==> flow/design.v <==
`timescale 1ns / 1ps
module pixel_generation(
    input clk,                               
    input reset,                             
    input video_on,                          
    input [9:0] x, y,    
    input KEY_UP, KEY_DOWN, KEY_LEFT, KEY_RIGHT,
    output reg [11:0] rgb                    
    );
    reg [1:0] direction;
    reg [1:0] game_state;
    reg [1:0] lives_rem;
    reg game_result;
    reg [1:0] gs;                            
    reg gr;                                  
    parameter X_MAX = 639;                   
    parameter Y_MAX = 479;                   
    parameter SQ_RGB = 12'h00F;              
    parameter BG_RGB = 12'h000;              
    parameter SQUARE_SIZE = 32;              
    parameter SQUARE_VELOCITY_POS = 1;           
    parameter SQUARE_VELOCITY_NEG = 1;
    parameter RECT_RGB = 12'hFFF;
    parameter FLAG_RGB = 12'hF00;
    parameter FLAG_STICK_RGB = 12'hFF0;
    parameter GAME_OVER_RGB = 12'hF0F;
    parameter GAME_START_RGB = 12'h000;
    parameter START_RGB = 12'hFFF;
    parameter WON_RGB = 12'hFFF;
    parameter LOST_RGB = 12'hFFF;
    parameter LIVES_RGB = 12'hF0F;
    wire refresh_tick;
    assign refresh_tick = ((y == 481) && (x == 0)) ? 1 : 0;
    wire [9:0] sq_x_l, sq_x_r;               
    wire [9:0] sq_y_t, sq_y_b;               
    reg [9:0] sq_x_reg, sq_y_reg;            
    wire [9:0] sq_x_next, sq_y_next;         
    reg [9:0] x_delta_reg, y_delta_reg;      
    reg [9:0] x_delta_next, y_delta_next;    
    always @(posedge clk or posedge reset)
        if(reset) begin
            sq_x_reg <= 0;
            sq_y_reg <= 430;
            x_delta_reg <= SQUARE_VELOCITY_POS;
            y_delta_reg <= SQUARE_VELOCITY_POS;
            direction <= 2'b00;
            game_state <= 2'b00;
            lives_rem <= 2'b11;
            game_result <= 1'b0;
        end
        else begin
            gs = game_state;
            gr = game_result;
            if (gs == 2'b00 && KEY_UP) gs = 2'b01;
            if (gs == 2'b10 && KEY_UP) begin
                gs = 2'b00;
                lives_rem  <= 2'b11;
            end
            if (gs == 2'b01) begin
            if (gs == 2'b01) begin
                if (
                ((direction == 2'b10) &&!((sq_x_reg - x_delta_reg) >= 100 &&(sq_x_reg - x_delta_reg) <= 200 && (sq_y_reg >= 50-31) && (sq_y_reg <= 150)) &&
                            !((sq_x_reg - x_delta_reg) >= 120 && (sq_x_reg - x_delta_reg) <= 140 && (sq_y_reg >= 0) && (sq_y_reg <= 70)) &&
                            !((sq_x_reg - x_delta_reg) >= 240 && (sq_x_reg - x_delta_reg) <= 280 && (sq_y_reg >= 120-31) && (sq_y_reg <= 180)) &&
                            !((sq_x_reg - x_delta_reg) >= 320 && (sq_x_reg - x_delta_reg) <= 340 && (sq_y_reg >= 0) && (sq_y_reg <= 90)) && 
                            !((sq_x_reg - x_delta_reg) >= 470 && (sq_x_reg - x_delta_reg) <= 590 && (sq_y_reg >= 35-31) && (sq_y_reg <= 150)) &&
                            !((sq_x_reg - x_delta_reg) >= 550 && (sq_x_reg - x_delta_reg) <= 640 && (sq_y_reg >= 250-31) && (sq_y_reg <= 270)) &&
                            !((sq_x_reg - x_delta_reg) >= 500 && (sq_x_reg - x_delta_reg) <= 530 && (sq_y_reg >= 320-31) && (sq_y_reg <= 480)) &&
                            !((sq_x_reg - x_delta_reg) >= 140 && (sq_x_reg - x_delta_reg) <= 220 && (sq_y_reg >= 380-31) && (sq_y_reg <= 480)) &&
                            !((sq_x_reg - x_delta_reg) >= 180 && (sq_x_reg - x_delta_reg) <= 280 && (sq_y_reg >= 300-31) && (sq_y_reg <= 320)) &&
                            !((sq_x_reg - x_delta_reg) >= 260 && (sq_x_reg - x_delta_reg) <= 370 && (sq_y_reg >= 230-31) && (sq_y_reg <= 250)) &&
                            !((sq_x_reg - x_delta_reg) >= 60 &&  (sq_x_reg - x_delta_reg) <= 90 &&   (sq_y_reg >= 160-31) && (sq_y_reg <= 180)) &&
                            !((sq_x_reg - x_delta_reg) >= 320 && (sq_x_reg - x_delta_reg) <= 340 && (sq_y_reg >= 280-31) && (sq_y_reg <= 300)) &&
                            !((sq_x_reg - x_delta_reg) >= 420 && (sq_x_reg - x_delta_reg) <= 440 && (sq_y_reg >= 290-31) && (sq_y_reg <= 320)) &&
                            !((sq_x_reg - x_delta_reg) >= 60 && (sq_x_reg - x_delta_reg) <= 140 && (sq_y_reg >= 260-31) && (sq_y_reg <= 290)) &&
                            !((sq_x_reg - x_delta_reg) >= 490 && (sq_x_reg - x_delta_reg) <= 510 && (sq_y_reg >= 180-31) && (sq_y_reg <= 280)) &&
                            !((sq_x_reg - x_delta_reg) >= 490 && (sq_x_reg - x_delta_reg) <= 510 && (sq_y_reg >= 180-31) && (sq_y_reg <= 280)) &&    
                            !((sq_x_reg - x_delta_reg) >= 120 && (sq_x_reg - x_delta_reg) <= 140 && (sq_y_reg >= 270-31) && (sq_y_reg <= 320))) 
                            ||
                   ((direction == 2'b11) &&!((sq_x_reg + x_delta_reg +16 ) >= 100 && (sq_x_reg + x_delta_reg +16) <= 200 && (sq_y_reg >= 50-31) && (sq_y_reg <= 150)) &&
                            !((sq_x_reg + x_delta_reg +16 ) >= 120 && (sq_x_reg + x_delta_reg +16) <= 140 && (sq_y_reg >= 0) && (sq_y_reg <= 70)) &&
                            !((sq_x_reg + x_delta_reg +16 ) >= 240 && (sq_x_reg + x_delta_reg +16) <= 280 && (sq_y_reg >= 120-31) && (sq_y_reg <= 180)) &&
                            !((sq_x_reg + x_delta_reg +16 ) >= 320 && (sq_x_reg + x_delta_reg +16) <= 340 && (sq_y_reg >= 0 ) && (sq_y_reg <= 90)) && 
                            !((sq_x_reg + x_delta_reg +16 ) >= 470 && (sq_x_reg + x_delta_reg +16) <= 590 && (sq_y_reg >= 35-31 ) && (sq_y_reg <= 150)) &&
                            !((sq_x_reg + x_delta_reg +16 ) >= 550 && (sq_x_reg + x_delta_reg +16) <= 640 && (sq_y_reg >= 250-31) && (sq_y_reg <= 270)) &&
                            !((sq_x_reg + x_delta_reg +16 ) >= 500 && (sq_x_reg + x_delta_reg +16) <= 530 && (sq_y_reg >= 320-31) && (sq_y_reg <= 480)) &&
                            !((sq_x_reg + x_delta_reg +16 ) >= 140 && (sq_x_reg + x_delta_reg +16) <= 220 && (sq_y_reg >= 380-31) && (sq_y_reg <= 480)) &&
                            !((sq_x_reg + x_delta_reg +16 ) >= 180 && (sq_x_reg + x_delta_reg +16) <= 280 && (sq_y_reg >= 300-31) && (sq_y_reg <= 320)) &&
                            !((sq_x_reg + x_delta_reg +16 ) >= 260 && (sq_x_reg + x_delta_reg +16) <= 370 && (sq_y_reg >= 230-31) && (sq_y_reg <= 250)) &&
                            !((sq_x_reg + x_delta_reg +16 ) >= 60 &&  (sq_x_reg + x_delta_reg +16) <= 90 &&  (sq_y_reg >= 160-31) && (sq_y_reg <= 180)) &&
                            !((sq_x_reg + x_delta_reg +16 ) >= 320 && (sq_x_reg + x_delta_reg +16) <= 340 && (sq_y_reg >= 280-31) && (sq_y_reg <= 300)) &&
                            !((sq_x_reg + x_delta_reg +16 ) >= 420 && (sq_x_reg + x_delta_reg +16) <= 440 && (sq_y_reg >= 290-31) && (sq_y_reg <= 320)) &&
                            !((sq_x_reg + x_delta_reg +16 ) >= 60 && (sq_x_reg + x_delta_reg +16) <= 140 && (sq_y_reg >= 260-31) && (sq_y_reg <= 290)) &&
                            !((sq_x_reg + x_delta_reg + 16) >= 490 && (sq_x_reg + x_delta_reg+16) <= 510 && (sq_y_reg >= 180-31) && (sq_y_reg <= 280)) &&
                            !((sq_x_reg + x_delta_reg + 16) >= 490 && (sq_x_reg + x_delta_reg+16) <= 510 && (sq_y_reg >= 180-31) && (sq_y_reg <= 280)) &&  
                            !((sq_x_reg + x_delta_reg +16 ) >= 120 && (sq_x_reg + x_delta_reg +16) <= 140 && (sq_y_reg >= 270-31) && (sq_y_reg <= 320)))
                            ||
                  ((direction == 2'b00) &&!((sq_y_reg - y_delta_reg) >= 50 &&  (sq_y_reg - y_delta_reg) <= 150 && (sq_x_reg >= 100-15) && (sq_x_reg <= 200)) &&
                            !((sq_y_reg - y_delta_reg) >= 0 &&   (sq_y_reg - y_delta_reg) <= 70 && (sq_x_reg >= 120-15) && (sq_x_reg <= 140)) &&
                            !((sq_y_reg - y_delta_reg) >= 120 && (sq_y_reg - y_delta_reg) <= 180 && (sq_x_reg >= 220) && (sq_x_reg <= 280)) &&
                            !((sq_y_reg - y_delta_reg) >= 0 &&   (sq_y_reg - y_delta_reg) <= 90 && (sq_x_reg >= 320-15) && (sq_x_reg <= 340))  &&
                            !((sq_y_reg - y_delta_reg) >= 35 &&   (sq_y_reg - y_delta_reg) <= 150 && (sq_x_reg >= 470-15) && (sq_x_reg <= 590)) &&
                            !((sq_y_reg - y_delta_reg) >= 250 && (sq_y_reg - y_delta_reg) <= 270 && (sq_x_reg >= 550-15) && (sq_x_reg <= 640)) && 
                            !((sq_y_reg - y_delta_reg) >= 320 && (sq_y_reg - y_delta_reg) <= 480 && (sq_x_reg >= 500-15) && (sq_x_reg <= 530)) &&
                            !((sq_y_reg - y_delta_reg) >= 380 && (sq_y_reg - y_delta_reg) <= 480 && (sq_x_reg >= 140-15) && (sq_x_reg <= 220)) &&
                            !((sq_y_reg - y_delta_reg) >= 300 && (sq_y_reg - y_delta_reg) <= 320 && (sq_x_reg >= 180-15) && (sq_x_reg <= 280))  &&
                            !((sq_y_reg - y_delta_reg) >= 230 && (sq_y_reg - y_delta_reg) <= 250 && (sq_x_reg >= 260-15) && (sq_x_reg <= 370)) &&
                            !((sq_y_reg - y_delta_reg) >= 160 && (sq_y_reg - y_delta_reg) <= 180 && (sq_x_reg >= 60-15) && (sq_x_reg <= 90)) &&
                            !((sq_y_reg - y_delta_reg) >= 280 && (sq_y_reg - y_delta_reg) <= 300 && (sq_x_reg >= 320-15) && (sq_x_reg <= 340)) &&
                            !((sq_y_reg - y_delta_reg) >= 290 && (sq_y_reg - y_delta_reg) <= 320 && (sq_x_reg >= 420-15) && (sq_x_reg <= 440)) &&
                            !((sq_y_reg - y_delta_reg) >= 260 && (sq_y_reg - y_delta_reg) <= 290 && (sq_x_reg >= 60-15) && (sq_x_reg <= 140)) &&
                            !((sq_y_reg - y_delta_reg) >= 180 &&   (sq_y_reg - y_delta_reg) <= 280 && (sq_x_reg >= 490-15) && (sq_x_reg <= 510)) &&
                            !((sq_y_reg - y_delta_reg) >= 180 &&   (sq_y_reg - y_delta_reg) <= 280 && (sq_x_reg >= 490-15) && (sq_x_reg <= 510)) &&  
                            !((sq_y_reg - y_delta_reg) >= 270 && (sq_y_reg - y_delta_reg) <= 320 && (sq_x_reg >= 120-15) && (sq_x_reg <= 140)))
                            ||
                    ((direction == 2'b01) && !((sq_y_reg + y_delta_reg +32) >= 50 && (sq_y_reg + y_delta_reg +32) <= 150 && (sq_x_reg >= 100-15) && (sq_x_reg <= 200)) &&
                            !((sq_y_reg + y_delta_reg +32) >= 0 && (sq_y_reg + y_delta_reg +32) <= 70 && (sq_x_reg >= 120-15) && (sq_x_reg <= 140)) &&
                            !((sq_y_reg + y_delta_reg +32) >= 120 && (sq_y_reg + y_delta_reg +32) <= 180 && (sq_x_reg >= 220) && (sq_x_reg <= 280)) &&
                            !((sq_y_reg + y_delta_reg +32) >= 0 && (sq_y_reg + y_delta_reg +32) <= 90 && (sq_x_reg >= 320-15) && (sq_x_reg <= 340))  &&
                            !((sq_y_reg + y_delta_reg +32) >= 35 && (sq_y_reg + y_delta_reg +32) <= 150 && (sq_x_reg >= 470-15) && (sq_x_reg <= 590)) &&
                            !((sq_y_reg + y_delta_reg +32) >= 250 && (sq_y_reg + y_delta_reg +32) <= 270 && (sq_x_reg >= 550-15) && (sq_x_reg <= 640)) && 
                            !((sq_y_reg + y_delta_reg +32) >= 320 && (sq_y_reg + y_delta_reg +32) <= 480 && (sq_x_reg >= 500-15) && (sq_x_reg <= 530)) &&
                            !((sq_y_reg + y_delta_reg +32) >= 380 && (sq_y_reg + y_delta_reg +32) <= 480 && (sq_x_reg >= 140-15) && (sq_x_reg <= 220)) &&
                            !((sq_y_reg + y_delta_reg +32) >= 300 && (sq_y_reg + y_delta_reg +32) <= 320 && (sq_x_reg >= 180-15) && (sq_x_reg <= 280))  &&
                            !((sq_y_reg + y_delta_reg +32) >= 230 && (sq_y_reg + y_delta_reg +32) <= 250 && (sq_x_reg >= 260-15) && (sq_x_reg <= 370)) &&
                            !((sq_y_reg + y_delta_reg +32) >= 160 && (sq_y_reg + y_delta_reg +32) <= 180 && (sq_x_reg >= 60-15) && (sq_x_reg <= 90)) &&
                            !((sq_y_reg + y_delta_reg +32) >= 280 && (sq_y_reg + y_delta_reg +32) <= 300 && (sq_x_reg >= 320-15) && (sq_x_reg <= 340)) &&
                            !((sq_y_reg + y_delta_reg +32) >= 290 && (sq_y_reg + y_delta_reg +32) <= 320 && (sq_x_reg >= 420-15) && (sq_x_reg <= 440)) &&
                            !((sq_y_reg + y_delta_reg +32) >= 260 && (sq_y_reg + y_delta_reg +32) <= 290 && (sq_x_reg >= 60-15) && (sq_x_reg <= 140)) &&
                            !((sq_y_reg + y_delta_reg +32) >= 180 && (sq_y_reg + y_delta_reg +32) <= 280 && (sq_x_reg >= 490-15) && (sq_x_reg <= 510)) &&
                            !((sq_y_reg + y_delta_reg +32) >= 180 && (sq_y_reg + y_delta_reg +32) <= 280 && (sq_x_reg >= 490-15) && (sq_x_reg <= 510)) &&  
                            !((sq_y_reg + y_delta_reg +32) >= 270 && (sq_y_reg + y_delta_reg +32) <= 320 && (sq_x_reg >= 120-15) && (sq_x_reg <= 140)))
                ) begin
                    sq_x_reg <= sq_x_next;
                    sq_y_reg <= sq_y_next;
                    x_delta_reg <= x_delta_next;
                    y_delta_reg <= y_delta_next;
                end
                else begin
                    if (lives_rem == 2'b11) lives_rem <= 2'b10; 
                    else if (lives_rem == 2'b10) lives_rem <= 2'b01;
                    else if (lives_rem == 2'b01) lives_rem <= 2'b00;  
                end                                 
                if (KEY_UP) direction <= 2'b00;  
                else if (KEY_DOWN) direction <= 2'b01;  
                else if (KEY_LEFT) direction <= 2'b10;  
                else if (KEY_RIGHT) direction <= 2'b11;  
                if (sq_x_r >= 610 && sq_y_t <= 30) begin
                    gs = 2'b10;
                    gr = 1'b1;
                    sq_x_reg <= 0;
                    sq_y_reg <= 430;
                end
                else if (lives_rem == 2'b00) begin
                    gs = 2'b10;
                    gr = 1'b0;
                    sq_x_reg <= 0;
                    sq_y_reg <= 430;
                end
            end
        end
            game_state <= gs;
            game_result <= gr;
    end
    assign sq_x_l = sq_x_reg;                    
    assign sq_y_t = sq_y_reg;                    
    assign sq_x_r = (sq_x_l + SQUARE_SIZE) - 16;    
    assign sq_y_b = sq_y_t + SQUARE_SIZE - 1;    
    wire sq_on;
    assign sq_on = (sq_x_l <= x) && (x <= sq_x_r) && (sq_y_t <= y) && (y <= sq_y_b) && game_state == 2'b01;
    assign sq_x_next = (refresh_tick) ?
    (sq_x_r >= X_MAX) ? sq_x_reg - x_delta_reg :   
    (sq_x_l <= 0) ? sq_x_reg + x_delta_reg :
    ((direction == 2'b10) &&!((sq_x_reg - x_delta_reg) >= 100 &&(sq_x_reg - x_delta_reg) <= 200 && (sq_y_reg >= 50-31) && (sq_y_reg <= 150)) &&
                            !((sq_x_reg - x_delta_reg) >= 120 && (sq_x_reg - x_delta_reg) <= 140 && (sq_y_reg >= 0) && (sq_y_reg <= 70)) &&
                            !((sq_x_reg - x_delta_reg) >= 240 && (sq_x_reg - x_delta_reg) <= 280 && (sq_y_reg >= 120-31) && (sq_y_reg <= 180)) &&
                            !((sq_x_reg - x_delta_reg) >= 320 && (sq_x_reg - x_delta_reg) <= 340 && (sq_y_reg >= 0) && (sq_y_reg <= 90)) && 
                            !((sq_x_reg - x_delta_reg) >= 490 && (sq_x_reg - x_delta_reg) <= 510 && (sq_y_reg >= 180-31) && (sq_y_reg <= 280)) &&    
                            !((sq_x_reg - x_delta_reg) >= 470 && (sq_x_reg - x_delta_reg) <= 590 && (sq_y_reg >= 35-31) && (sq_y_reg <= 150)) &&
                            !((sq_x_reg - x_delta_reg) >= 550 && (sq_x_reg - x_delta_reg) <= 640 && (sq_y_reg >= 250-31) && (sq_y_reg <= 270)) &&
                            !((sq_x_reg - x_delta_reg) >= 500 && (sq_x_reg - x_delta_reg) <= 530 && (sq_y_reg >= 320-31) && (sq_y_reg <= 480)) &&
                            !((sq_x_reg - x_delta_reg) >= 140 && (sq_x_reg - x_delta_reg) <= 220 && (sq_y_reg >= 380-31) && (sq_y_reg <= 480)) &&
                            !((sq_x_reg - x_delta_reg) >= 180 && (sq_x_reg - x_delta_reg) <= 280 && (sq_y_reg >= 300-31) && (sq_y_reg <= 320)) &&
                            !((sq_x_reg - x_delta_reg) >= 260 && (sq_x_reg - x_delta_reg) <= 370 && (sq_y_reg >= 230-31) && (sq_y_reg <= 250)) &&
                            !((sq_x_reg - x_delta_reg) >= 60 &&  (sq_x_reg - x_delta_reg) <= 90 &&   (sq_y_reg >= 160-31) && (sq_y_reg <= 180)) &&
                            !((sq_x_reg - x_delta_reg) >= 320 && (sq_x_reg - x_delta_reg) <= 340 && (sq_y_reg >= 280-31) && (sq_y_reg <= 300)) &&
                            !((sq_x_reg - x_delta_reg) >= 420 && (sq_x_reg - x_delta_reg) <= 440 && (sq_y_reg >= 290-31) && (sq_y_reg <= 320)) &&
                            !((sq_x_reg - x_delta_reg) >= 60 && (sq_x_reg - x_delta_reg) <= 140 && (sq_y_reg >= 260-31) && (sq_y_reg <= 290)) &&
                            !((sq_x_reg - x_delta_reg) >= 120 && (sq_x_reg - x_delta_reg) <= 140 && (sq_y_reg >= 270-31) && (sq_y_reg <= 320)))
                            ? (sq_x_reg - x_delta_reg) :
    ((direction == 2'b11) &&!((sq_x_reg + x_delta_reg +16 ) >= 100 && (sq_x_reg + x_delta_reg +16) <= 200 && (sq_y_reg >= 50-31) && (sq_y_reg <= 150)) &&
                            !((sq_x_reg + x_delta_reg +16 ) >= 120 && (sq_x_reg + x_delta_reg +16) <= 140 && (sq_y_reg >= 0) && (sq_y_reg <= 70)) &&
                            !((sq_x_reg + x_delta_reg +16 ) >= 240 && (sq_x_reg + x_delta_reg +16) <= 280 && (sq_y_reg >= 120-31) && (sq_y_reg <= 180)) &&
                            !((sq_x_reg + x_delta_reg +16 ) >= 320 && (sq_x_reg + x_delta_reg +16) <= 340 && (sq_y_reg >= 0 ) && (sq_y_reg <= 90)) && 
                            !((sq_x_reg + x_delta_reg + 16) >= 490 && (sq_x_reg + x_delta_reg+16) <= 510 && (sq_y_reg >= 180-31) && (sq_y_reg <= 280)) && 
                            !((sq_x_reg + x_delta_reg +16 ) >= 470 && (sq_x_reg + x_delta_reg +16) <= 590 && (sq_y_reg >= 35-31 ) && (sq_y_reg <= 150)) &&
                            !((sq_x_reg + x_delta_reg +16 ) >= 550 && (sq_x_reg + x_delta_reg +16) <= 640 && (sq_y_reg >= 250-31) && (sq_y_reg <= 270)) &&
                            !((sq_x_reg + x_delta_reg +16 ) >= 500 && (sq_x_reg + x_delta_reg +16) <= 530 && (sq_y_reg >= 320-31) && (sq_y_reg <= 480)) &&
                            !((sq_x_reg + x_delta_reg +16 ) >= 140 && (sq_x_reg + x_delta_reg +16) <= 220 && (sq_y_reg >= 380-31) && (sq_y_reg <= 480)) &&
                            !((sq_x_reg + x_delta_reg +16 ) >= 180 && (sq_x_reg + x_delta_reg +16) <= 280 && (sq_y_reg >= 300-31) && (sq_y_reg <= 320)) &&
                            !((sq_x_reg + x_delta_reg +16 ) >= 260 && (sq_x_reg + x_delta_reg +16) <= 370 && (sq_y_reg >= 230-31) && (sq_y_reg <= 250)) &&
                            !((sq_x_reg + x_delta_reg +16 ) >= 60 &&  (sq_x_reg + x_delta_reg +16) <= 90 &&  (sq_y_reg >= 160-31) && (sq_y_reg <= 180)) &&
                            !((sq_x_reg + x_delta_reg +16 ) >= 320 && (sq_x_reg + x_delta_reg +16) <= 340 && (sq_y_reg >= 280-31) && (sq_y_reg <= 300)) &&
                            !((sq_x_reg + x_delta_reg +16 ) >= 420 && (sq_x_reg + x_delta_reg +16) <= 440 && (sq_y_reg >= 290-31) && (sq_y_reg <= 320)) &&
                            !((sq_x_reg + x_delta_reg +16 ) >= 60 && (sq_x_reg + x_delta_reg +16) <= 140 && (sq_y_reg >= 260-31) && (sq_y_reg <= 290)) &&
                            !((sq_x_reg + x_delta_reg +16 ) >= 120 && (sq_x_reg + x_delta_reg +16) <= 140 && (sq_y_reg >= 270-31) && (sq_y_reg <= 320)))
                            ? (sq_x_reg + x_delta_reg) : sq_x_reg :
    sq_x_reg;
assign sq_y_next = (refresh_tick) ?
    (sq_y_t <= 0) ? sq_y_reg + y_delta_reg :     
    (sq_y_b >= Y_MAX) ? sq_y_reg - y_delta_reg :
    ((direction == 2'b00) &&!((sq_y_reg - y_delta_reg) >= 50 &&  (sq_y_reg - y_delta_reg) <= 150 && (sq_x_reg >= 100-15) && (sq_x_reg <= 200)) &&
                            !((sq_y_reg - y_delta_reg) >= 0 &&   (sq_y_reg - y_delta_reg) <= 70 && (sq_x_reg >= 120-15) && (sq_x_reg <= 140)) &&
                            !((sq_y_reg - y_delta_reg) >= 120 && (sq_y_reg - y_delta_reg) <= 180 && (sq_x_reg >= 220) && (sq_x_reg <= 280)) &&
                            !((sq_y_reg - y_delta_reg) >= 0 &&   (sq_y_reg - y_delta_reg) <= 90 && (sq_x_reg >= 320-15) && (sq_x_reg <= 340))  &&
                            !((sq_y_reg - y_delta_reg) >= 180 &&   (sq_y_reg - y_delta_reg) <= 280 && (sq_x_reg >= 490-15) && (sq_x_reg <= 510)) &&
                            !((sq_y_reg - y_delta_reg) >= 35 &&   (sq_y_reg - y_delta_reg) <= 150 && (sq_x_reg >= 470-15) && (sq_x_reg <= 590)) &&
                            !((sq_y_reg - y_delta_reg) >= 250 && (sq_y_reg - y_delta_reg) <= 270 && (sq_x_reg >= 550-15) && (sq_x_reg <= 640)) && 
                            !((sq_y_reg - y_delta_reg) >= 320 && (sq_y_reg - y_delta_reg) <= 480 && (sq_x_reg >= 500-15) && (sq_x_reg <= 530)) &&
                            !((sq_y_reg - y_delta_reg) >= 380 && (sq_y_reg - y_delta_reg) <= 480 && (sq_x_reg >= 140-15) && (sq_x_reg <= 220)) &&
                            !((sq_y_reg - y_delta_reg) >= 300 && (sq_y_reg - y_delta_reg) <= 320 && (sq_x_reg >= 180-15) && (sq_x_reg <= 280))  &&
                            !((sq_y_reg - y_delta_reg) >= 230 && (sq_y_reg - y_delta_reg) <= 250 && (sq_x_reg >= 260-15) && (sq_x_reg <= 370)) &&
                            !((sq_y_reg - y_delta_reg) >= 160 && (sq_y_reg - y_delta_reg) <= 180 && (sq_x_reg >= 60-15) && (sq_x_reg <= 90)) &&
                            !((sq_y_reg - y_delta_reg) >= 280 && (sq_y_reg - y_delta_reg) <= 300 && (sq_x_reg >= 320-15) && (sq_x_reg <= 340)) &&
                            !((sq_y_reg - y_delta_reg) >= 290 && (sq_y_reg - y_delta_reg) <= 320 && (sq_x_reg >= 420-15) && (sq_x_reg <= 440)) &&
                            !((sq_y_reg - y_delta_reg) >= 260 && (sq_y_reg - y_delta_reg) <= 290 && (sq_x_reg >= 60-15) && (sq_x_reg <= 140)) &&
                            !((sq_y_reg - y_delta_reg) >= 270 && (sq_y_reg - y_delta_reg) <= 320 && (sq_x_reg >= 120-15) && (sq_x_reg <= 140)))
                            ? (sq_y_reg - y_delta_reg) :
    ((direction == 2'b01) && !((sq_y_reg + y_delta_reg +32) >= 50 && (sq_y_reg + y_delta_reg +32) <= 150 && (sq_x_reg >= 100-15) && (sq_x_reg <= 200)) &&
                            !((sq_y_reg + y_delta_reg +32) >= 0 && (sq_y_reg + y_delta_reg +32) <= 70 && (sq_x_reg >= 120-15) && (sq_x_reg <= 140)) &&
                            !((sq_y_reg + y_delta_reg +32) >= 120 && (sq_y_reg + y_delta_reg +32) <= 180 && (sq_x_reg >= 220) && (sq_x_reg <= 280)) &&
                            !((sq_y_reg + y_delta_reg +32) >= 0 && (sq_y_reg + y_delta_reg +32) <= 90 && (sq_x_reg >= 320-15) && (sq_x_reg <= 340))  &&
                            !((sq_y_reg + y_delta_reg +32) >= 35 && (sq_y_reg + y_delta_reg +32) <= 150 && (sq_x_reg >= 470-15) && (sq_x_reg <= 590)) &&
                            !((sq_y_reg + y_delta_reg +32) >= 180 && (sq_y_reg + y_delta_reg +32) <= 280 && (sq_x_reg >= 490-15) && (sq_x_reg <= 510)) &&
                            !((sq_y_reg + y_delta_reg +32) >= 250 && (sq_y_reg + y_delta_reg +32) <= 270 && (sq_x_reg >= 550-15) && (sq_x_reg <= 640)) && 
                            !((sq_y_reg + y_delta_reg +32) >= 320 && (sq_y_reg + y_delta_reg +32) <= 480 && (sq_x_reg >= 500-15) && (sq_x_reg <= 530)) &&
                            !((sq_y_reg + y_delta_reg +32) >= 380 && (sq_y_reg + y_delta_reg +32) <= 480 && (sq_x_reg >= 140-15) && (sq_x_reg <= 220)) &&
                            !((sq_y_reg + y_delta_reg +32) >= 300 && (sq_y_reg + y_delta_reg +32) <= 320 && (sq_x_reg >= 180-15) && (sq_x_reg <= 280))  &&
                            !((sq_y_reg + y_delta_reg +32) >= 230 && (sq_y_reg + y_delta_reg +32) <= 250 && (sq_x_reg >= 260-15) && (sq_x_reg <= 370)) &&
                            !((sq_y_reg + y_delta_reg +32) >= 160 && (sq_y_reg + y_delta_reg +32) <= 180 && (sq_x_reg >= 60-15) && (sq_x_reg <= 90)) &&
                            !((sq_y_reg + y_delta_reg +32) >= 280 && (sq_y_reg + y_delta_reg +32) <= 300 && (sq_x_reg >= 320-15) && (sq_x_reg <= 340)) &&
                            !((sq_y_reg + y_delta_reg +32) >= 290 && (sq_y_reg + y_delta_reg +32) <= 320 && (sq_x_reg >= 420-15) && (sq_x_reg <= 440)) &&
                            !((sq_y_reg + y_delta_reg +32) >= 260 && (sq_y_reg + y_delta_reg +32) <= 290 && (sq_x_reg >= 60-15) && (sq_x_reg <= 140)) &&
                            !((sq_y_reg + y_delta_reg +32) >= 270 && (sq_y_reg + y_delta_reg +32) <= 320 && (sq_x_reg >= 120-15) && (sq_x_reg <= 140)))
                            ? (sq_y_reg + y_delta_reg) : sq_y_reg:
    sq_y_reg;
    always @* begin
        x_delta_next = x_delta_reg;
        y_delta_next = y_delta_reg;
       if(sq_y_t < 1)                               
           y_delta_next = 1;                        
       else if(sq_x_r >= X_MAX)                    
           x_delta_next = 1;                        
       else if (sq_x_r >= 300) 
           x_delta_next = 2;
    end
    wire rect_on;
    assign rect_on = ((x >= 100 && x <= 200) && (y >= 50 && y <= 150) ||
               (x >= 120 && x <= 140) && (y >= 0 && y <= 70) ||
               (x >= 240 && x <= 280) && (y >= 120 && y <= 180) ||
               (x >= 320 && x <= 340) && (y >= 0 && y <= 90) ||
               (x >= 490 && x <=510) &&  (y>= 180 && y <=280) ||      
               (x >= 470 && x <= 590) && (y >= 35 && y <= 150) ||
               (x >= 550 && x <= 640) && (y >= 250 && y <= 270) ||
               (x >= 500 && x <= 530) && (y >= 320 && y <= 480) ||
               (x >= 140 && x <= 220) && (y >= 380 && y <= 480) ||
               (x >= 180 && x <= 280) && (y >= 300 && y <= 320) ||
               (x >= 260 && x <= 370) && (y >= 230 && y <= 250) ||
               (x >= 60 && x <= 90) && (y >= 160 && y <= 180) ||
               (x >= 320 && x <= 340) && (y >= 280 && y <= 300) ||
               (x >= 420 && x <= 440) && (y >= 290 && y <= 320) ||
               (x >= 60 && x <= 140) && (y >= 260 && y <= 290) ||
               (x >= 120 && x <= 140) && (y >= 270 && y <= 320)) && (game_state == 2'b01);
    wire flag_on;
    assign flag_on = ((x >= 610 && x <= 630) && (y >= 0 && y <= 30) && (game_state == 2'b01));
    wire flag_stick_on;
    assign flag_stick_on = ((x >= 630 && x <= 635) && (y >= 0 && y <= 50) && (game_state == 2'b01));
    wire s_on;
    assign s_on = ((x >= 100 && x <= 140) && (y >= 200 && y <= 220) ||   
                   (x >= 100 && x <= 120) && (y >= 220 && y <= 240) ||   
                   (x >= 100 && x <= 140) && (y >= 240 && y <= 260) ||   
                   (x >= 120 && x <= 140) && (y >= 260 && y <= 280) ||   
                   (x >= 100 && x <= 140) && (y >= 280 && y <= 300)) && game_state == 2'b00;    
    wire t_on;
    assign t_on = ((x >= 160 && x <= 200) && (y >= 200 && y <= 220) ||   
                   (x >= 175 && x <= 185) && (y >= 200 && y <= 300)) && game_state == 2'b00;
    wire a_on;
    assign a_on = ((x >= 220 && x <= 240) && (y >= 200 && y <= 300) ||   
                   (x >= 240 && x <= 260) && (y >= 200 && y <= 220) ||   
                   (x >= 240 && x <= 260) && (y >= 240 && y <= 260) ||   
                   (x >= 260 && x <= 280) && (y >= 200 && y <= 300)) && game_state == 2'b00;    
    wire r_on;
    assign r_on =((x >= 300 && x <= 315) && (y >= 200 && y <= 250) ||   
                   (x >= 315 && x <= 325) && (y >= 200 && y <= 215) ||   
                   (x >= 325 && x <= 340) && (y >= 200 && y <= 250) ||
                   (x >= 315 && x <= 325) && (y >= 225 && y <= 250) ||
                   (x >= 300 && x <= 320) && (y >= 250 && y <= 300) ||
                   (x >= 335 && x <= 345) && (y >= 250 && y <= 290)) && game_state == 2'b00;  
    wire t2_on;
    assign t2_on = ((x >= 360 && x <= 400) && (y >= 200 && y <= 220) ||   
                    (x >= 375 && x <= 385) && (y >= 220 && y <= 300)) && game_state == 2'b00;    
    wire won_on;
     assign won_on = (
    ((x >= 290) && (x <= 300) && (y >= 210) && (y <= 260)) ||
    ((x >= 310) && (x <= 320) && (y >= 220) && (y <= 260)) ||
    ((x >= 330) && (x <= 340) && (y >= 210) && (y <= 260)) ||
    ((x >= 300) && (x <= 310) && (y >= 250) && (y <= 260)) ||
    ((x >= 320) && (x <= 330) && (y >= 250) && (y <= 260)) ||
    ((x >= 360) && (x <= 370) && (y >= 210) && (y <= 260)) ||
    ((x >= 380) && (x <= 390) && (y >= 210) && (y <= 260)) ||
    ((x >= 370) && (x <= 380) && (y >= 210) && (y <= 220)) ||
    ((x >= 370) && (x <= 380) && (y >= 250) && (y <= 260)) ||
    ((x >= 410) && (x <= 420) && (y >= 210) && (y <= 260)) ||
    ((x >= 430) && (x <= 440) && (y >= 210) && (y <= 260)) ||
    ((x >= 420) && (x <= 430) && (y >= 210) && (y <= 220))
) && (game_state == 2'b10) && (game_result == 1'b1);
    wire loss_on;
    assign loss_on =  (
    ((x >= 280) && (x <= 290) && (y >= 200) && (y <= 240)) ||
    ((x >= 290) && (x <= 320) && (y >= 230) && (y <= 240)) ||
    ((x >= 330) && (x <= 340) && (y >= 200) && (y <= 240)) ||
    ((x >= 360) && (x <= 370) && (y >= 200) && (y <= 240)) ||
    ((x >= 340) && (x <= 360) && (y >= 200) && (y <= 210)) ||
    ((x >= 340) && (x <= 360) && (y >= 230) && (y <= 240)) ||
    ((x >= 390) && (x <= 420) && (y >= 200) && (y <= 210)) ||
    ((x >= 390) && (x <= 400) && (y >= 210) && (y <= 220)) ||
    ((x >= 390) && (x <= 420) && (y >= 220) && (y <= 230)) ||
    ((x >= 410) && (x <= 420) && (y >= 230) && (y <= 240)) ||
    ((x >= 390) && (x <= 420) && (y >= 240) && (y <= 250)) ||
    ((x >= 440) && (x <= 470) && (y >= 200) && (y <= 210)) ||
    ((x >= 450) && (x <= 460) && (y >= 210) && (y <= 240)))
 && (game_state == 2'b10) && (game_result == 1'b0);
    wire three_on;
    assign three_on = (
    ((x >= 535) && (x <= 600) && (y >= 400) && (y <= 420)) ||
    ((x >= 535) && (x <= 600) && (y >= 440) && (y <= 460)) ||
    ((x >= 535) && (x <= 600) && (y >= 480) && (y <= 500)) ||
    ((x >= 535) && (x <= 600) && (y >= 520) && (y <= 540)) && game_state == 2'b01 && lives_rem == 2'b11);
    wire two_on;
    assign two_on = (
    ((x >= 5) && (x <= 15) && (y >= 5) && (y <= 10)) ||
    ((x >= 12) && (x <= 15) && (y >= 10) && (y <= 17)) ||
    ((x >= 5) && (x <= 12) && (y >= 15) && (y <= 17)) ||
    ((x >= 5) && (x <= 8) && (y >= 17) && (y <= 24)) ||
    ((x >= 5) && (x <= 15) && (y >= 24) && (y <= 34)) && game_state == 2'b01 && lives_rem == 2'b10
) ;
    wire one_on;
    assign one_on = (((x >= 5) && (x <= 10) && (y >= 5) && (y <= 25))
    && game_state == 2'b01 && lives_rem == 2'b01
    ); 
    always @*
        if (~video_on)
            rgb = 12'h000;           
        else if (sq_on)
            rgb = SQ_RGB;            
        else if (rect_on)
            rgb = RECT_RGB;          
        else if (flag_on)
            rgb = FLAG_RGB;
        else if (flag_stick_on)
            rgb = FLAG_STICK_RGB;
        else if (s_on && game_state == 2'b00)
            rgb = 12'hF00;           
        else if (t_on && game_state == 2'b00)
            rgb = 12'h0F0;           
        else if (a_on && game_state == 2'b00)
            rgb = 12'h00F;           
        else if (r_on && game_state == 2'b00)
            rgb = 12'h0F0;        
        else if (t2_on && game_state == 2'b00)
            rgb = 12'hF00;           
        else if (won_on && game_state == 2'b10 && game_result == 1'b1)
            rgb = 12'h000;
        else if (loss_on && game_state == 2'b10 && game_result == 1'b0)
            rgb = 12'h000;
        else if (!loss_on && !won_on && game_state == 2'b10)  
            rgb = GAME_OVER_RGB;     
        else
            rgb = BG_RGB;          
endmodule
# ---- Step by step through the tools: pixel_generation
# The steps from the RTL of pixel_generation to its reports follow in flow order.
# Line numbers count from 1 in the design file above.
# Cell names lack the library's common part.
# A cell with - has no value.
dict set report design {
  design {pixel_generation}
  clk_port {clk}
  library {sky130hd}
  pvt_corner {tt_025C_1v80}
}

# ---- Word-level counts
# Source: Yosys, flattened and elaborated, memories not mapped. Widths are those after wreduce. Registers that Yosys merges into a memory's read port (data or address) are not register bits. Print and check cells do not count.
dict set report bits {
  register_bits 37
  input_bits 27
}
dict set report op_classes {
  n_addsub 14
  compare 275
  n_eq 11
  muxes 49
  n_logic 2
  reduce_logical 635
}
# op count
set op_table {}
lappend op_table {{>= comparator 32 x 9 -> 1 bit with constant B} 26}
lappend op_table {{<= comparator 32 x 9 -> 1 bit with constant B} 22}
lappend op_table {{logical AND 1 bit} 498}
lappend op_table {{>= comparator 32 x 8 -> 1 bit with constant B} 14}
lappend op_table {{>= comparator 10 x 9 -> 1 bit with constant B} 42}
lappend op_table {{<= comparator 10 x 9 -> 1 bit with constant B} 41}
lappend op_table {{<= comparator 32 x 8 -> 1 bit with constant B} 11}
lappend op_table {{>= comparator 10 x 8 -> 1 bit with constant B} 25}
lappend op_table {{<= comparator 32 x 10 -> 1 bit with constant B} 6}
lappend op_table {{>= comparator 32 x 6 -> 1 bit with constant B} 6}
lappend op_table {{>= comparator 32 x 7 -> 1 bit with constant B} 6}
lappend op_table {{<= comparator 32 x 7 -> 1 bit with constant B} 6}
lappend op_table {{<= comparator 10 x 8 -> 1 bit with constant B} 19}
lappend op_table {{2-to-1 mux 10 bit} 18}
lappend op_table {{2-to-1 mux 12 bit} 13}
lappend op_table {{<= comparator 10 bit with constant B} 8}
lappend op_table {{>= comparator 10 x 7 -> 1 bit with constant B} 7}
lappend op_table {{<= comparator 10 x 7 -> 1 bit with constant B} 7}
lappend op_table {{zero test 1 bit} 66}
lappend op_table {{>= comparator 32 x 1 -> 1 bit with constant B} 2}
lappend op_table {{>= comparator 32 x 10 -> 1 bit with constant B} 2}
lappend op_table {{>= comparator 10 bit with constant B} 6}
lappend op_table {{logical OR 1 bit} 55}
lappend op_table {{<= comparator 10 bit} 4}
lappend op_table {{>= comparator 10 x 6 -> 1 bit with constant B} 4}
lappend op_table {{2-to-1 mux 2 bit} 15}
lappend op_table {{subtractor 10 x 1 -> 10 bit with constant B} 2}
lappend op_table {{>= comparator 10 x 1 -> 1 bit with constant B} 2}
# Not listed: further kinds 31, cells in them 53.

# ---- Logic depth
# Yosys ltp: most cells in a row. Word level: on the elaborated netlist, between registers, memories and ports. Mapped: between sequential cells and ports; inverters and the memories' decode and read muxes count.
dict set report depth {
  depth_word 34
  ABC_AREA 0
  ltp_mapped 20
}

# ---- Mapped cells and area
# Yosys stat after the flow's synthesis: flattened, memories mapped to cells. It holds for the ABC_AREA given above (unset counts as 0); a run with the other value may have another netlist.
# The area totals of this step are shown rounded.
dict set report mapped {
  stdcells 1779
  area_mm2 0.0117
  seqArea_mm2 0.000863
  ffs 34
  buffers 149
}
# cell count type_area_um2
set by_type {}
lappend by_type {a21oi_1 141 705.677}
lappend by_type {ha_1 55 688.16}
lappend by_type {o21ai_0 132 660.634}
lappend by_type {nor2_1 166 623.098}
lappend by_type {dfrtp_1 24 600.576}
lappend by_type {nand2_1 144 540.518}
lappend by_type {nor3_1 76 380.365}
lappend by_type {xnor2_1 38 332.819}
lappend by_type {nand3_1 62 310.298}
lappend by_type {clkbuf_1 82 307.795}
lappend by_type {dfstp_2 10 262.752}
lappend by_type {a31oi_1 39 243.984}
lappend by_type {nand4_1 39 243.984}
lappend by_type {nor4_1 36 225.216}
lappend by_type {o21a_1 28 210.202}
lappend by_type {a211oi_1 27 202.694}
lappend by_type {inv_1 53 198.941}
lappend by_type {nand2b_1 29 181.424}
# Not listed: further types 87, cells in them 598.

# ---- Path before layout
# Path of least setup slack by OpenSTA after synthesis, without wires, with an ideal clock, recovery checks aside; 20% of the period is set as input and as output delay. Where synthesis merged equal registers, the netlist keeps one of their names.
dict set report synth_timing {
  kind {in2out}
  startpoint {input port x[1]}
  endpoint {output port rgb[1]}
  period_ns 10.0
  in_delay_ns 2.000
  out_delay_ns 2.000
  arrival_time_ns 5.004
  t_required_ns 8.000
  setup_slack_ns 2.996
  delay_ns 3.004
  driving_pins 15
  synth_period_reached_ns 7.004
}
# "delay_ns" is the arrival time less input delay plus setup time.
# At an output port there is no setup time.
# "driving_pins": output pins that drive a net of the path, with the launching flip-flop's if there is one; two outputs of one cell count as two.
# "synth_period_reached_ns" is the clock period less the worst setup slack; recovery checks do not enter. This is arithmetic on one report: input and output delays are still those of the set period (20% each).
# The rows between start and end are the longest chain of elaborated cells between them; the timing report does not say that the signal goes this way. Where chains are equally long, one stands for them.
# A line is the first line of the expression or statement that the cell stems from. Yosys adds cells for indexed reads and writes and turns some case tables into memories.
dict set report synth_via {
  path_cell_list {clkbuf_1 inv_1 ha_1 nor2b_1 o21a_1 o21a_1 o21a_1 o21a_1 o21a_1 o21a_1 o21ai_0 a21oi_1 or4_1 a41oi_1 buf_4}
  elab_chain_len 34
}
# element line
set synth_rtl {}
lappend synth_rtl {{start, declared} 6} ;# input [9:0] x, y,
lappend synth_rtl {{>= comparator 10 x 9 -> 1 bit} 319} ;# ((x >= 280) && (x <= 290) && (y >= 200) && (y <= 240)) ||
lappend synth_rtl {{logical AND 1 bit x3} 319}
lappend synth_rtl {{logical OR 1 bit x12} 319}
lappend synth_rtl {{logical AND 1 bit x2} 318} ;# assign loss_on =  (
lappend synth_rtl {{zero test 1 bit} 376} ;# else if (!loss_on && !won_on && game_state == 2'b10)
lappend synth_rtl {{logical AND 1 bit x2} 376}
lappend synth_rtl {{2-to-1 mux 12 bit} 376}
lappend synth_rtl {{[... 5 more ...]} -}
lappend synth_rtl {{2-to-1 mux 12 bit} 364} ;# else if (t_on && game_state == 2'b00)
lappend synth_rtl {{2-to-1 mux 12 bit} 362} ;# else if (s_on && game_state == 2'b00)
lappend synth_rtl {{2-to-1 mux 12 bit} 360} ;# else if (flag_stick_on)
lappend synth_rtl {{2-to-1 mux 12 bit} 358} ;# else if (flag_on)
lappend synth_rtl {{2-to-1 mux 12 bit} 356} ;# else if (rect_on)
lappend synth_rtl {{2-to-1 mux 12 bit} 354} ;# else if (sq_on)
lappend synth_rtl {{2-to-1 mux 12 bit} 352} ;# if (~video_on)
lappend synth_rtl {{end, declared} 8} ;# output reg [11:0] rgb
# Nets of the timed path that keep an RTL name, with a line that drives or declares them; the list need not be complete.
# signal line
set synth_nets {}
lappend synth_nets {rgb[0] 352}

# ---- Path in the finished layout
# Path of least setup slack in the final report of flow run 1 (OpenROAD, finished layout, wires in). Where an end is a register, its clock arrival counts in the times.
dict set report layout_timing {
  kind {in2out}
  startpoint {input port x[1]}
  endpoint {output port rgb[3]}
  period_ns 10.0
  in_delay_ns 2.00
  out_delay_ns 2.00
  arrival_time_ns 6.57
  t_required_ns 8.00
  setup_slack_ns 1.43
  driving_pins 13
}
# The rows between start and end are the longest chain of elaborated cells between them; the timing report does not say that the signal goes this way. Where chains are equally long, one stands for them.
dict set report layout_via {
  path_cell_list {clkdlybuf4s50_1 inv_1 nor2_1 o21ai_0 a31oi_1 o41ai_1 a21oi_1 nor3_1 or4_1 a21oi_1 nand4_1 a41oi_1 clkdlybuf4s50_1}
  elab_chain_len 34
}
# element line
set layout_rtl {}
lappend layout_rtl {{start, declared} 6} ;# input [9:0] x, y,
lappend layout_rtl {{>= comparator 10 x 9 -> 1 bit} 319} ;# ((x >= 280) && (x <= 290) && (y >= 200) && (y <= 240)) ||
lappend layout_rtl {{logical AND 1 bit x3} 319}
lappend layout_rtl {{logical OR 1 bit x12} 319}
lappend layout_rtl {{logical AND 1 bit x2} 318} ;# assign loss_on =  (
lappend layout_rtl {{zero test 1 bit} 376} ;# else if (!loss_on && !won_on && game_state == 2'b10)
lappend layout_rtl {{logical AND 1 bit x2} 376}
lappend layout_rtl {{2-to-1 mux 12 bit} 376}
lappend layout_rtl {{[... 5 more ...]} -}
lappend layout_rtl {{2-to-1 mux 12 bit} 364} ;# else if (t_on && game_state == 2'b00)
lappend layout_rtl {{2-to-1 mux 12 bit} 362} ;# else if (s_on && game_state == 2'b00)
lappend layout_rtl {{2-to-1 mux 12 bit} 360} ;# else if (flag_stick_on)
lappend layout_rtl {{2-to-1 mux 12 bit} 358} ;# else if (flag_on)
lappend layout_rtl {{2-to-1 mux 12 bit} 356} ;# else if (rect_on)
lappend layout_rtl {{2-to-1 mux 12 bit} 354} ;# else if (sq_on)
lappend layout_rtl {{2-to-1 mux 12 bit} 352} ;# if (~video_on)
lappend layout_rtl {{end, declared} 8} ;# output reg [11:0] rgb

; Module pixel_generation, platform sky130hd: 6 stored runs of the flow (Yosys, OpenROAD) with differing settings, in no particular order. Input and output delays are each 20% of the period that was set; the output load is 0.01 pF.
; "worst_setup_path_time_ns" = time allowed to the worst setup path (clock period - input delay - output delay, where it has them) - its slack; a late launch clock adds to it, a late capture clock takes from it.
; The results are shown rounded.

[flow run 1: settings]
CORE_UTILIZATION = 40
period_ns = 10.0
CAP_MARGIN = 20
CORE_MARGIN = 2
SLEW_MARGIN = 20
[flow run 1: results]
timing.setup.tns_ns = 0.000
die_footprint_mm2 = 0.0305
final_setup_ws_ns = 1.43
final_stdcell_area_mm2 = 0.0122
ws_hold_ns = 0.515
worst_setup_path_time_ns = 4.57
worst_setup_path_type = in2out
post_synth_area_mm2 = 0.0117

[flow run 2: settings]
CELL_PAD_IN_SITES_DETAIL_PLACEMENT = 1
CORE_ASPECT_RATIO = 1.26
CORE_MARGIN = 4
CORE_UTILIZATION = 62
CTS_CLUSTER_DIAMETER = 118
CTS_CLUSTER_SIZE = 66
GPL_ROUTABILITY_DRIVEN = 1
HOLD_SLACK_MARGIN = 0.28
MIN_ROUTING_LAYER = met2
PLACE_DENSITY_LB_ADDON = 0.03
SETUP_SLACK_MARGIN = 1.78
SLEW_MARGIN = 40
period_ns = 9.97
CAP_MARGIN = 20
[flow run 2: results]
outcome = no final report: routing broke off with GRT-0116

[flow run 3: settings]
CORE_UTILIZATION = 40
SETUP_SLACK_MARGIN = 2.45
period_ns = 8.71
CAP_MARGIN = 20
CORE_MARGIN = 2
SLEW_MARGIN = 20
[flow run 3: results]
timing.setup.tns_ns = 0.000
die_footprint_mm2 = 0.0305
final_setup_ws_ns = 2.47
final_stdcell_area_mm2 = 0.0133
ws_hold_ns = 0.498
worst_setup_path_time_ns = 2.75
worst_setup_path_type = in2out
post_synth_area_mm2 = 0.0117

[flow run 4: settings]
CORE_UTILIZATION = 55
period_ns = 8.71
CAP_MARGIN = 20
CORE_MARGIN = 2
SLEW_MARGIN = 20
[flow run 4: results]
timing.setup.tns_ns = 0.000
die_footprint_mm2 = 0.0224
final_setup_ws_ns = 0.584
final_stdcell_area_mm2 = 0.0122
ws_hold_ns = 0.508
worst_setup_path_time_ns = 4.64
worst_setup_path_type = in2out
post_synth_area_mm2 = 0.0117

[flow run 5: settings]
CAP_MARGIN = 0
CELL_PAD_IN_SITES_GLOBAL_PLACEMENT = 1
CORE_ASPECT_RATIO = 0.52
CORE_MARGIN = 5
CORE_UTILIZATION = 20
CTS_CLUSTER_DIAMETER = 247
GPL_TIMING_DRIVEN = 0
HOLD_SLACK_MARGIN = 0.18
MAX_ROUTING_LAYER = met4
MIN_ROUTING_LAYER = met1
SETUP_SLACK_MARGIN = 1.91
TNS_END_PERCENT = 100
period_ns = 6.62
SLEW_MARGIN = 20
[flow run 5: results]
timing.setup.tns_ns = 0.000
die_footprint_mm2 = 0.0635
final_setup_ws_ns = 0.911
final_stdcell_area_mm2 = 0.0162
ws_hold_ns = 0.507
worst_setup_path_time_ns = 4.39
worst_setup_path_type = reg2out
post_synth_area_mm2 = 0.0117

[flow run 6: settings]
ABC_AREA = 1
CAP_MARGIN = 40
CELL_PAD_IN_SITES_GLOBAL_PLACEMENT = 1
CORE_ASPECT_RATIO = 0.52
CORE_MARGIN = 10
CORE_UTILIZATION = 20
CTS_CLUSTER_DIAMETER = 392
GPL_TIMING_DRIVEN = 1
MAX_ROUTING_LAYER = met4
MIN_ROUTING_LAYER = met1
SETUP_SLACK_MARGIN = 1.91
SLEW_MARGIN = 15
TNS_END_PERCENT = 20
period_ns = 14.6
[flow run 6: results]
timing.setup.tns_ns = 0.000
die_footprint_mm2 = 0.0677
final_setup_ws_ns = 3.54
final_stdcell_area_mm2 = 0.0128
ws_hold_ns = 0.467
worst_setup_path_time_ns = 5.22
worst_setup_path_type = in2out
post_synth_area_mm2 = 0.0114
